==> flow/design.v <==
module clock_gen(CLK, RESET_N, CLK_FT, CLK_DC, CLK_EX, CLK_WB);
    input          CLK;
    input          RESET_N;
    output         CLK_FT;
    output         CLK_DC;
    output         CLK_EX;
    output         CLK_WB;
    reg            CLK_FT;
    reg            CLK_DC;
    reg            CLK_EX;
    reg            CLK_WB;
    reg [1:0]      COUNT;
    always@(posedge CLK) begin
        if(RESET_N == 1'b0) begin
            COUNT  <= 2'b00;
            CLK_FT <= 0;
            CLK_DC <= 0;
            CLK_EX <= 0;
            CLK_WB <= 0;
        end else begin
        COUNT <= COUNT + 2'b01;
        if(COUNT == 2'b00) begin
            CLK_FT <= 1;
            CLK_DC <= 0;
            CLK_EX <= 0;
            CLK_WB <= 0;
        end 
        else if(COUNT == 2'b01) begin
            CLK_FT <= 0;
            CLK_DC <= 1;
            CLK_EX <= 0;
            CLK_WB <= 0;
        end 
        else if(COUNT == 2'b10) begin
            CLK_FT <= 0;
            CLK_DC <= 0;
            CLK_EX <= 1;
            CLK_WB <= 0;
        end 
        else if(COUNT == 2'b11) begin
            CLK_FT <= 0;
            CLK_DC <= 0;
            CLK_EX <= 0;
            CLK_WB <= 1;
        end
        end
    end
endmodule
module fetch(CLK, CLK_FT, PROM_DATA, PROM_OUT);
    input         CLK;
    input         CLK_FT;
    input [14:0]  PROM_DATA;
    output [14:0] PROM_OUT;
    reg [14:0]    PROM_OUT;
    always@(posedge CLK) begin
        if(CLK_FT)
            PROM_OUT <= PROM_DATA;
    end
endmodule  
module decode(CLK, CLK_DC, PROM_OUT, OP_CODE, OP_DATA);
    input        CLK;
    input        CLK_DC;
    input [14:0] PROM_OUT;
    output [3:0] OP_CODE;
    output [7:0] OP_DATA;
    reg [3:0]    OP_CODE;
    reg [7:0]    OP_DATA;
    always@(posedge CLK) begin
        if(CLK_DC) begin
        OP_CODE <= PROM_OUT[14:11];
        OP_DATA <= PROM_OUT[7:0];
        end
    end
endmodule  
module reg_dc(CLK, CLK_DC, N_REG_IN, REG_0, REG_1, REG_2, REG_3, REG_4, REG_5,
              REG_6, REG_7, N_REG_OUT, REG_OUT);
    input         CLK;
    input         CLK_DC;
    input [2:0]   N_REG_IN;
    input [15:0]  REG_0;
    input [15:0]  REG_1;
    input [15:0]  REG_2;
    input [15:0]  REG_3;
    input [15:0]  REG_4;
    input [15:0]  REG_5;
    input [15:0]  REG_6;
    input [15:0]  REG_7;
    output [2:0]  N_REG_OUT;
    output [15:0] REG_OUT;
    reg [2:0]     N_REG_OUT;
    reg [15:0]    REG_OUT;
    always@(posedge CLK) if(CLK_DC) begin
        N_REG_OUT <= N_REG_IN;
        case(N_REG_IN)
            3'b000: REG_OUT <= REG_0;
            3'b001: REG_OUT <= REG_1;
            3'b010: REG_OUT <= REG_2;
            3'b011: REG_OUT <= REG_3;
            3'b100: REG_OUT <= REG_4;
            3'b101: REG_OUT <= REG_5;
            3'b110: REG_OUT <= REG_6;
            3'b111: REG_OUT <= REG_7;
        endcase  
    end
endmodule  
module ram_dc(CLK, CLK_DC, RAM_AD_IN, RAM_0, RAM_1, RAM_2, RAM_3, RAM_4, RAM_5,
              RAM_6, RAM_7, IO65_IN, RAM_AD_OUT, RAM_OUT);
    input         CLK;
    input         CLK_DC;
    input [7:0]   RAM_AD_IN;
    input [15:0]  RAM_0;
    input [15:0]  RAM_1;
    input [15:0]  RAM_2;
    input [15:0]  RAM_3;
    input [15:0]  RAM_4;
    input [15:0]  RAM_5;
    input [15:0]  RAM_6;
    input [15:0]  RAM_7;
    input [15:0]  IO65_IN;
    output [7:0]  RAM_AD_OUT;
    output [15:0] RAM_OUT;
    reg [7:0]     RAM_AD_OUT;
    reg [15:0]    RAM_OUT;
    always@(posedge CLK) if(CLK_DC) begin
        RAM_AD_OUT <= RAM_AD_IN;
        case(RAM_AD_IN)
            8'h00: RAM_OUT <= RAM_0;
            8'h01: RAM_OUT <= RAM_1;
            8'h02: RAM_OUT <= RAM_2;
            8'h03: RAM_OUT <= RAM_3;
            8'h04: RAM_OUT <= RAM_4;
            8'h05: RAM_OUT <= RAM_5;
            8'h06: RAM_OUT <= RAM_6;
            8'h07: RAM_OUT <= RAM_7;
            8'h40: RAM_OUT <= IO65_IN;
            default: RAM_OUT <= 16'hFFFF;
        endcase
    end
endmodule  
module exec(CLK, CLK_EX, RESET_N, OP_CODE, REG_A, REG_B, OP_DATA, RAM_OUT, P_COUNT,
            REG_IN, RAM_IN, REG_WEN, RAM_WEN, HALT);
    input         CLK;
    input         CLK_EX;
    input         RESET_N;
    input [3:0]   OP_CODE;
    input [15:0]  REG_A;
    input [15:0]  REG_B;
    input [7:0]   OP_DATA;
    input [15:0]  RAM_OUT;
    output [7:0]  P_COUNT;
    output [15:0] REG_IN;
    output [15:0] RAM_IN;
    output        REG_WEN;
    output        RAM_WEN;
    output        HALT;
    reg [7:0]     P_COUNT;
    reg [15:0]    REG_IN;
    reg [15:0]    RAM_IN;
    reg           REG_WEN;
    reg           RAM_WEN;
    reg           CMP_FLAG;
    reg           HALT;
    always@(posedge CLK) begin
        if(RESET_N == 1'b0) begin
            P_COUNT <= 0;
            CMP_FLAG <= 0;
            REG_WEN <= 0;
            RAM_WEN <= 0;
            HALT <= 0;
        end else if(CLK_EX) begin
            case(OP_CODE)
                4'h0: begin      
                    REG_IN  <= REG_B;
                    REG_WEN <= 1;
                    RAM_WEN <= 0;
                    P_COUNT <= P_COUNT + 8'h01;
                end
                4'h1: begin      
                    REG_IN  <= REG_A + REG_B;
                    REG_WEN <= 1;
                    RAM_WEN <= 0;
                    P_COUNT <= P_COUNT + 8'h01;
                end
                4'h2: begin      
                    REG_IN  <= REG_A - REG_B;
                    REG_WEN <= 1;
                    RAM_WEN <= 0;
                    P_COUNT <= P_COUNT + 8'h01;
                end
                4'h3: begin      
                    REG_IN  <= REG_A & REG_B;
                    REG_WEN <= 1;
                    RAM_WEN <= 0;
                    P_COUNT <= P_COUNT + 8'h01;
                end
                4'h4: begin      
                    REG_IN  <= REG_A | REG_B;
                    REG_WEN <= 1;
                    RAM_WEN <= 0;
                    P_COUNT <= P_COUNT + 8'h01;
                end
                4'h5: begin      
                    REG_IN  <= (REG_A << 1);
                    REG_WEN <= 1;
                    RAM_WEN <= 0;
                    P_COUNT <= P_COUNT + 8'h01;
                end
                4'h6: begin      
                    REG_IN  <= (REG_A >> 1);
                    REG_WEN <= 1;
                    RAM_WEN <= 0;
                    P_COUNT <= P_COUNT + 8'h01;
                end
                4'h7: begin      
                    REG_IN  <= ((REG_A >> 1) | REG_A & 16'h8000);
                    REG_WEN <= 1;
                    RAM_WEN <= 0;
                    P_COUNT <= P_COUNT + 8'h01;
                end 
                4'h8: begin      
                    REG_IN  <= {REG_A[15:8], OP_DATA};
                    REG_WEN <= 1;
                    RAM_WEN <= 0;
                    P_COUNT <= P_COUNT + 8'h01;
                end
                4'h9: begin      
                    REG_IN  <= {OP_DATA, REG_A[7:0]};
                    REG_WEN <= 1;
                    RAM_WEN <= 0;
                    P_COUNT <= P_COUNT + 8'h01;
                end
                4'hA: begin      
                    CMP_FLAG <= REG_A == REG_B ? 1'b1 : 1'b0;
                    REG_WEN  <= 0;
                    RAM_WEN  <= 0;
                    P_COUNT <= P_COUNT + 8'h01;
                end
                4'hB: begin      
                    REG_WEN <= 0;
                    RAM_WEN <= 0;
                    P_COUNT <= CMP_FLAG ? OP_DATA : P_COUNT + 8'h01;
                end
                4'hC: begin      
                    REG_WEN <= 0;
                    RAM_WEN <= 0;
                    P_COUNT <= OP_DATA;
                end
                4'hD: begin      
                    REG_IN  <= RAM_OUT;
                    REG_WEN <= 1;
                    RAM_WEN <= 0;
                    P_COUNT <= P_COUNT + 8'h01;
                end
                4'hE: begin      
                    RAM_IN  <= REG_A;
                    REG_WEN <= 0;
                    RAM_WEN <= 1;
                    P_COUNT <= P_COUNT + 8'h01;
                end
                4'hF: begin      
                    REG_WEN <= 0;
                    RAM_WEN <= 0;
                    HALT <= 1;
                end
            endcase  
        end  
    end  
endmodule  
module reg_wb(CLK, CLK_WB, RESET_N, N_REG, REG_IN, REG_WEN, REG_0, REG_1, REG_2,
              REG_3, REG_4, REG_5, REG_6, REG_7);
    input         CLK;
    input         CLK_WB;
    input         RESET_N;
    input [2:0]   N_REG;
    input [15:0]  REG_IN;
    input         REG_WEN;
    output [15:0] REG_0;
    output [15:0] REG_1;
    output [15:0] REG_2;
    output [15:0] REG_3;
    output [15:0] REG_4;
    output [15:0] REG_5;
    output [15:0] REG_6;
    output [15:0] REG_7;
    reg [15:0]    REG_0;
    reg [15:0]    REG_1;
    reg [15:0]    REG_2;
    reg [15:0]    REG_3;
    reg [15:0]    REG_4;
    reg [15:0]    REG_5;
    reg [15:0]    REG_6;
    reg [15:0]    REG_7;
    always@(posedge CLK) begin
        if(RESET_N == 1'b0) begin
            REG_0 <= 0;
            REG_1 <= 0;
            REG_2 <= 0;
            REG_3 <= 0;
            REG_4 <= 0;
            REG_5 <= 0;
            REG_6 <= 0;
            REG_7 <= 0;
        end else if(CLK_WB) begin
            if(REG_WEN) begin
                case(N_REG)
                    3'h0: REG_0 <= REG_IN;
                    3'h1: REG_1 <= REG_IN;
                    3'h2: REG_2 <= REG_IN;
                    3'h3: REG_3 <= REG_IN;
                    3'h4: REG_4 <= REG_IN;
                    3'h5: REG_5 <= REG_IN;
                    3'h6: REG_6 <= REG_IN;
                    3'h7: REG_7 <= REG_IN;
                endcase  
            end  
        end  
    end  
endmodule  
module ram_wb(CLK, CLK_WB, RESET_N, RAM_ADDR, RAM_IN, RAM_WEN, RAM_0, RAM_1, RAM_2, RAM_3,
              RAM_4, RAM_5, RAM_6, RAM_7, IO64_OUT);
    input         CLK;
    input         CLK_WB;
    input         RESET_N;
    input [7:0]   RAM_ADDR;
    input [15:0]  RAM_IN;
    input         RAM_WEN;
    output [15:0] RAM_0;
    output [15:0] RAM_1;
    output [15:0] RAM_2;
    output [15:0] RAM_3;
    output [15:0] RAM_4;
    output [15:0] RAM_5;
    output [15:0] RAM_6;
    output [15:0] RAM_7;
    output [15:0] IO64_OUT;
    reg [15:0]    RAM_0;
    reg [15:0]    RAM_1;
    reg [15:0]    RAM_2;
    reg [15:0]    RAM_3;
    reg [15:0]    RAM_4;
    reg [15:0]    RAM_5;
    reg [15:0]    RAM_6;
    reg [15:0]    RAM_7;
    reg [15:0]    IO64_OUT;
    always@(posedge CLK) begin
        if(RESET_N == 1'b0) begin
            RAM_0 <= 0;
            RAM_1 <= 0;
            RAM_2 <= 0;
            RAM_3 <= 0;
            RAM_4 <= 0;
            RAM_5 <= 0;
            RAM_6 <= 0;
            RAM_7 <= 0;
            IO64_OUT <= 0;
        end else if(CLK_WB && RAM_WEN) begin
            case(RAM_ADDR)
                8'h0: RAM_0 <= RAM_IN;
                8'h1: RAM_1 <= RAM_IN;
                8'h2: RAM_2 <= RAM_IN;
                8'h3: RAM_3 <= RAM_IN;
                8'h4: RAM_4 <= RAM_IN;
                8'h5: RAM_5 <= RAM_IN;
                8'h6: RAM_6 <= RAM_IN;
                8'h7: RAM_7 <= RAM_IN;
                8'h40: IO64_OUT <= RAM_IN;
            endcase  
        end  
    end  
endmodule  
module cpu15(CLK, RESET_N, IO65_IN, IO64_OUT, PROM_ADDR, PROM_DATA, HALT);
    input         CLK;
    input         RESET_N;
    input [15:0]  IO65_IN;
    output [15:0] IO64_OUT;
    output [7:0]  PROM_ADDR;
    input [14:0]  PROM_DATA;
    output        HALT;
    wire          CLK_FT;
    wire          CLK_DC;
    wire          CLK_EX;
    wire          CLK_WB;
    wire [7:0]    P_COUNT;
    wire [14:0]   PROM_OUT;
    wire [3:0]    OP_CODE;
    wire [7:0]    OP_DATA;
    wire [15:0]   REG_0;
    wire [15:0]   REG_1;
    wire [15:0]   REG_2;
    wire [15:0]   REG_3;
    wire [15:0]   REG_4;
    wire [15:0]   REG_5;
    wire [15:0]   REG_6;
    wire [15:0]   REG_7;
    wire [2:0]    N_REG_A;
    wire [2:0]    N_REG_B;
    wire [15:0]   REG_A;
    wire [15:0]   REG_B;
    wire [15:0]   RAM_0;
    wire [15:0]   RAM_1;
    wire [15:0]   RAM_2;
    wire [15:0]   RAM_3;
    wire [15:0]   RAM_4;
    wire [15:0]   RAM_5;
    wire [15:0]   RAM_6;
    wire [15:0]   RAM_7;
    wire [7:0]    RAM_ADDR;
    wire [15:0]   RAM_OUT;
    wire [15:0]   REG_IN;
    wire [15:0]   RAM_IN;
    wire          REG_WEN;
    wire          RAM_WEN;
    clock_gen C1(CLK, RESET_N, CLK_FT, CLK_DC, CLK_EX, CLK_WB);
    assign PROM_ADDR = P_COUNT;
    fetch C2(CLK, CLK_FT, PROM_DATA, PROM_OUT);
    decode C3(CLK, CLK_DC, PROM_OUT, OP_CODE, OP_DATA);
    reg_dc C4(CLK, CLK_DC, PROM_OUT[10:8], REG_0, REG_1, REG_2, REG_3, REG_4, REG_5,
              REG_6, REG_7, N_REG_A, REG_A);
    reg_dc C5(CLK, CLK_DC, PROM_OUT[7:5], REG_0, REG_1, REG_2, REG_3, REG_4, REG_5,
              REG_6, REG_7, N_REG_B, REG_B);
    ram_dc C6(CLK, CLK_DC, PROM_OUT[7:0], RAM_0, RAM_1, RAM_2, RAM_3, RAM_4, RAM_5,
              RAM_6, RAM_7, IO65_IN, RAM_ADDR, RAM_OUT);
    exec C7(CLK, CLK_EX, RESET_N, OP_CODE, REG_A, REG_B, OP_DATA, RAM_OUT, P_COUNT,
            REG_IN, RAM_IN, REG_WEN, RAM_WEN, HALT);
    reg_wb C8(CLK, CLK_WB, RESET_N, N_REG_A, REG_IN, REG_WEN, REG_0, REG_1, REG_2,
              REG_3, REG_4, REG_5, REG_6, REG_7);
    ram_wb C9(CLK, CLK_WB, RESET_N, RAM_ADDR, RAM_IN, RAM_WEN, RAM_0, RAM_1, RAM_2, RAM_3,
              RAM_4, RAM_5, RAM_6, RAM_7, IO64_OUT);
endmodule  
== Tool chain data of cpu15 ==
The steps from the RTL of cpu15 to its reports follow in flow order.
Line numbers count from 1 in the design file above.
Operators carry their Yosys type and port widths (W data, S select, Z words).
Cell names lack the library's common part.
A cell with n/a has no value.

* Top: cpu15
* Clock port: CLK
* Cell library: sky130hd
* Library corner: tt_025C_1v80

== Word level ==
Source: Yosys, flattened and elaborated, memories not mapped. Widths are those after wreduce. Registers that Yosys merges into a memory's read port (data or address) are not register bits. Print and check cells do not count.

* Bits in registers: 400
* Input port bits: 33
* Output and inout port bits: 25

* Add/subtract/negate cells: 4
* Equality and inequality tests: 56
* Muxes and demuxes: 15
* Bitwise gates (word level): 4
* Reductions and logical operators: 42

{| class="wikitable"
|+ Operators with widths
! kind !! number
|-
| $pmux W16 S8 || 2
|-
| $pmux W16 S11 || 1
|-
| $pmux W16 S9 || 1
|-
| $eq A8 B3 Y1 const B || 8
|-
| $eq A3 B3 Y1 const B || 12
|-
| $eq A4 B4 Y1 const B || 8
|-
| $eq A8 B2 Y1 const B || 4
|-
| $reduce_and A3 Y1 || 10
|-
| $reduce_and A2 Y1 || 12
|-
| $pmux W8 S3 || 1
|-
| $eq A3 B2 Y1 const B || 6
|-
| $or A15 B16 Y16 || 1
|-
| $add A16 B16 Y16 || 1
|-
| $sub A16 B16 Y16 || 1
|-
| $eq A16 B16 Y1 || 1
|-
| $and A16 B16 Y16 || 1
|-
| $or A16 B16 Y16 || 1
|-
| $eq A4 B3 Y1 const B || 4
|-
| $eq A8 B1 Y1 const B || 2
|-
| $eq A8 B7 Y1 const B || 2
|-
| $logic_not A8 Y1 || 2
|-
| $reduce_or A15 Y1 || 1
|-
| $reduce_or A13 Y1 || 1
|-
| $reduce_bool A11 Y1 || 1
|-
| $reduce_or A11 Y1 || 1
|-
| $eq A3 B1 Y1 const B || 3
|-
| $logic_not A3 Y1 || 3
|-
| $eq A4 B2 Y1 const B || 2
|}

Other operator kinds: 19; their cells: 28.

== Depth ==
Depth = most cells in a row (Yosys ltp): at word level without a register or memory, in the mapped netlist without a sequential cell, where the memories' decode and read muxes count.

* Depth after elaboration: 5
* ABC_AREA: 0
* Gate-level depth with buffers: 11
* Depth with buffers taken out: 11

== Synthesis result ==
The flow's flattened synthesis, as Yosys stat reports it; memories are mapped. The netlist is that of the ABC_AREA named above (0 if unset); the other value can give another one.
Totals and module areas in this step are rounded.

* Cell count: 2440
* Cell area after synthesis: 21100 um2
* Flip-flops: 400
* Buffer cells: 199

{| class="wikitable"
|+ Cell types
! type !! number !! area in all (um2)
|-
| dfxtp_1 || 290 || 5.81E+03
|-
| edfxtp_1 || 110 || 3.3E+03
|-
| nand2_1 || 632 || 2.37E+03
|-
| a21boi_0 || 261 || 1.96E+03
|-
| mux4_2 || 35 || 788.256
|-
| ha_1 || 56 || 700.672
|-
| mux2i_1 || 63 || 630.605
|-
| clkbuf_1 || 151 || 566.794
|-
| nor2_1 || 130 || 487.968
|-
| a21oi_1 || 96 || 480.461
|-
| o21ai_0 || 92 || 460.442
|-
| a221oi_1 || 39 || 341.578
|-
| inv_1 || 67 || 251.491
|-
| mux2_2 || 19 || 213.955
|-
| nor3_1 || 29 || 145.139
|-
| a22o_1 || 16 || 140.134
|-
| nand3_1 || 27 || 135.13
|-
| a22oi_1 || 17 || 127.622
|}

Not listed: further types 56, cells in them 310.
The figures by module come from a second, unflattened synthesis with its own total; it is not the netlist above.

* Cells (unflattened synthesis): 2122
* Area total of the unflattened synthesis: 21500 um2

Each row is one instance without its submodules.

{| class="wikitable"
|+ Modules
! module !! times used !! cells !! area (um2) !! sequential area (um2)
|-
| ram_wb || 1 || 498 || 5230 || 2880
|-
| exec || 1 || 642 || 5140 || 1200
|-
| reg_wb || 1 || 439 || 4630 || 2560
|-
| reg_dc || 2 || 156 || 1710 || 571
|-
| ram_dc || 1 || 179 || 1990 || 721
|-
| fetch || 1 || 15 || 450 || 450
|-
| decode || 1 || 12 || 360 || 360
|-
| clock_gen || 1 || 25 || 277 || 120
|-
| cpu15 || 1 || 0 || 0.0 || 0.0
|}

== Path before layout ==
Path of least setup slack by OpenSTA after synthesis, without wires, with an ideal clock, recovery checks aside; 20% of the period is set as input and as output delay. Where synthesis merged equal registers, the netlist keeps one of their names.

* Kind: in2reg
* Start: input RESET_N
* End: register C7.RAM_IN[0]
* Clock period: 10.0 ns
* Library setup time: 0.409 ns
* Data arrival time: 3.443 ns
* Path slack: 6.148 ns
* Path delay: 1.852 ns
* Stages on the path: 3
* Period reached after synthesis: 3.852 ns

"path delay" is the arrival time less input delay plus setup time.
"stages on the path": output pins that drive a net of the path, with the launching flip-flop's if there is one; two outputs of one cell count as two.
"period reached after synthesis" is the clock period less the worst setup slack; recovery checks do not enter. This is arithmetic on one report: input and output delays are still those of the set period (20% each).
Between the ends stands the longest chain of elaborated cells between them, by number of cells; it is not shown to be the way that was timed. Of several equally long chains one is given.
A line is the first line of the expression or statement that the cell stems from. Yosys adds cells for indexed reads and writes and turns some case tables into memories.

* Cell sequence: clkbuf_1 nand3_1 nor3_1
* Length of the longest elaborated chain: 1
* Elaborated cells between the ends (all ways): 1
* RTL lines with such cells: 0
* Those cells by class: 1 x reduce/logical

{| class="wikitable"
|+ RTL lines, path post-synthesis
! what !! line !! source
|-
| start: declaration || 373 || <nowiki>input         RESET_N;</nowiki>
|-
| $reduce_and A3 Y1 || n/a ||
|-
| end: assignment || 255 || <nowiki>RAM_IN  <= REG_A;</nowiki>
|-
| end: declaration || 152 || <nowiki>output [15:0] RAM_IN;</nowiki>
|}

== Timing after layout ==
Path of least setup slack in the final report of stored run 2 (OpenROAD, finished layout, wires in). Where an end is a register, its clock arrival counts in the times.

* Kind: reg2reg
* Start: register C4.REG_OUT[0]
* End: register C7.REG_IN[10]
* Clock period: 3.25 ns
* Library setup time: 0.26 ns
* Data arrival time: 3.54 ns
* Path slack: 0.06 ns
* Stages on the path: 11

Between the ends stands the longest chain of elaborated cells between them, by number of cells; it is not shown to be the way that was timed. Of several equally long chains one is given.
A register here has more assigning lines than the two given.

* Cell sequence: edfxtp_1 ha_1 inv_1 fa_1 nor2b_2 o21a_1 a221o_1 a2111oi_0 or3_1 a21oi_1 o2bb2ai_1
* Length of the longest elaborated chain: 2
* Elaborated cells between the ends (all ways): 3
* RTL lines with such cells: 3
* Those cells by class: 2 x add/sub; 1 x mux

{| class="wikitable"
|+ RTL lines, path post-layout
! what !! line !! source
|-
| start: declaration || 89 || <nowiki>output [15:0] REG_OUT;</nowiki>
|-
| start: assignment || 95 || <nowiki>3'b000: REG_OUT <= REG_0;</nowiki>
|-
| start: assignment || 96 || <nowiki>3'b001: REG_OUT <= REG_1;</nowiki>
|-
| $sub A16 B16 Y16 || 185 || <nowiki>REG_IN  <= REG_A - REG_B;</nowiki>
|-
| $pmux W16 S11 || 171 || <nowiki>case(OP_CODE)</nowiki>
|-
| end: assignment || 179 || <nowiki>REG_IN  <= REG_A + REG_B;</nowiki>
|-
| end: assignment || 185 ||
|-
| end: declaration || 151 || <nowiki>output [15:0] REG_IN;</nowiki>
|}

Subject: cpu15 on sky130hd, stored results

Hello all,

Module cpu15, platform sky130hd: 3 stored runs of the flow (Yosys, OpenROAD) with differing settings, in no particular order. Input and output delays are each 20% of the period that was set; the output load is 0.01 pF.
"reached clock period" means the clock period less the worst setup slack. The figure is calculated, with input and output delays left at 20% of the set period.
"critical path time": the worst setup path's part of the clock period (all of it between registers, 20% less for each end at a port) less its slack. A launch clock that arrives late makes it longer, a capture clock that arrives late makes it shorter.
Measured values are rounded.

=== Stored run 1 ===
{| class="wikitable"
! Setting !! Value
|-
| CAP_MARGIN || 30
|-
| CELL_PAD_IN_SITES_DETAIL_PLACEMENT || 2
|-
| CORE_UTILIZATION || 70
|-
| CTS_CLUSTER_SIZE || 68
|-
| GPL_ROUTABILITY_DRIVEN || 0
|-
| MAX_ROUTING_LAYER || met4
|-
| MIN_ROUTING_LAYER || met2
|-
| PLACE_DENSITY_LB_ADDON || 0.08
|-
| SLEW_MARGIN || 20
|-
| TNS_END_PERCENT || 95
|-
| period_ns || 3.25
|-
| CORE_MARGIN || 2
|}
Did not finish, placement stopped with DPL-0033.

=== Stored run 2 ===
{| class="wikitable"
! Setting !! Value
|-
| CAP_MARGIN || 35
|-
| CELL_PAD_IN_SITES_DETAIL_PLACEMENT || 2
|-
| CTS_CLUSTER_SIZE || 90
|-
| GPL_ROUTABILITY_DRIVEN || 0
|-
| MAX_ROUTING_LAYER || met4
|-
| MIN_ROUTING_LAYER || met2
|-
| PLACE_DENSITY_LB_ADDON || 0.08
|-
| SLEW_MARGIN || 25
|-
| TNS_END_PERCENT || 95
|-
| period_ns || 3.25
|-
| CORE_MARGIN || 2
|-
| CORE_UTILIZATION || 40
|-
! Result !! Value
|-
| Critical path time || 3.19 ns
|-
| Kind of the worst setup path || reg2reg
|-
| Worst setup slack after layout || 0.056 ns
|-
| Setup total negative slack || 0.000 ns
|-
| Std-cell area (final layout) || 24200 um2
|-
| Reached clock period || 3.194 ns
|-
| Full die area || 54700 um2
|-
| Synthesized cell area || 21100 um2
|-
| Final design utilization || 46.2%
|-
| Post-route worst hold slack || 0.427 ns
|}

=== Stored run 3 ===
{| class="wikitable"
! Setting !! Value
|-
| CAP_MARGIN || 35
|-
| CELL_PAD_IN_SITES_DETAIL_PLACEMENT || 2
|-
| CTS_CLUSTER_SIZE || 90
|-
| GPL_ROUTABILITY_DRIVEN || 0
|-
| MAX_ROUTING_LAYER || met4
|-
| PLACE_DENSITY_LB_ADDON || 0.08
|-
| TNS_END_PERCENT || 95
|-
| period_ns || 2.44
|-
| CORE_MARGIN || 2
|-
| CORE_UTILIZATION || 40
|-
| SLEW_MARGIN || 20
|-
! Result !! Value
|-
| Critical path time || 3.45 ns
|-
| Kind of the worst setup path || reg2reg
|-
| Worst setup slack after layout || -1.01 ns
|-
| Setup total negative slack || -26.2 ns
|-
| Std-cell area (final layout) || 26400 um2
|-
| Reached clock period || 3.453 ns
|-
| Full die area || 54700 um2
|-
| Synthesized cell area || 21100 um2
|-
| Final design utilization || 50.5%
|-
| Post-route worst hold slack || 0.169 ns
|}

Thanks
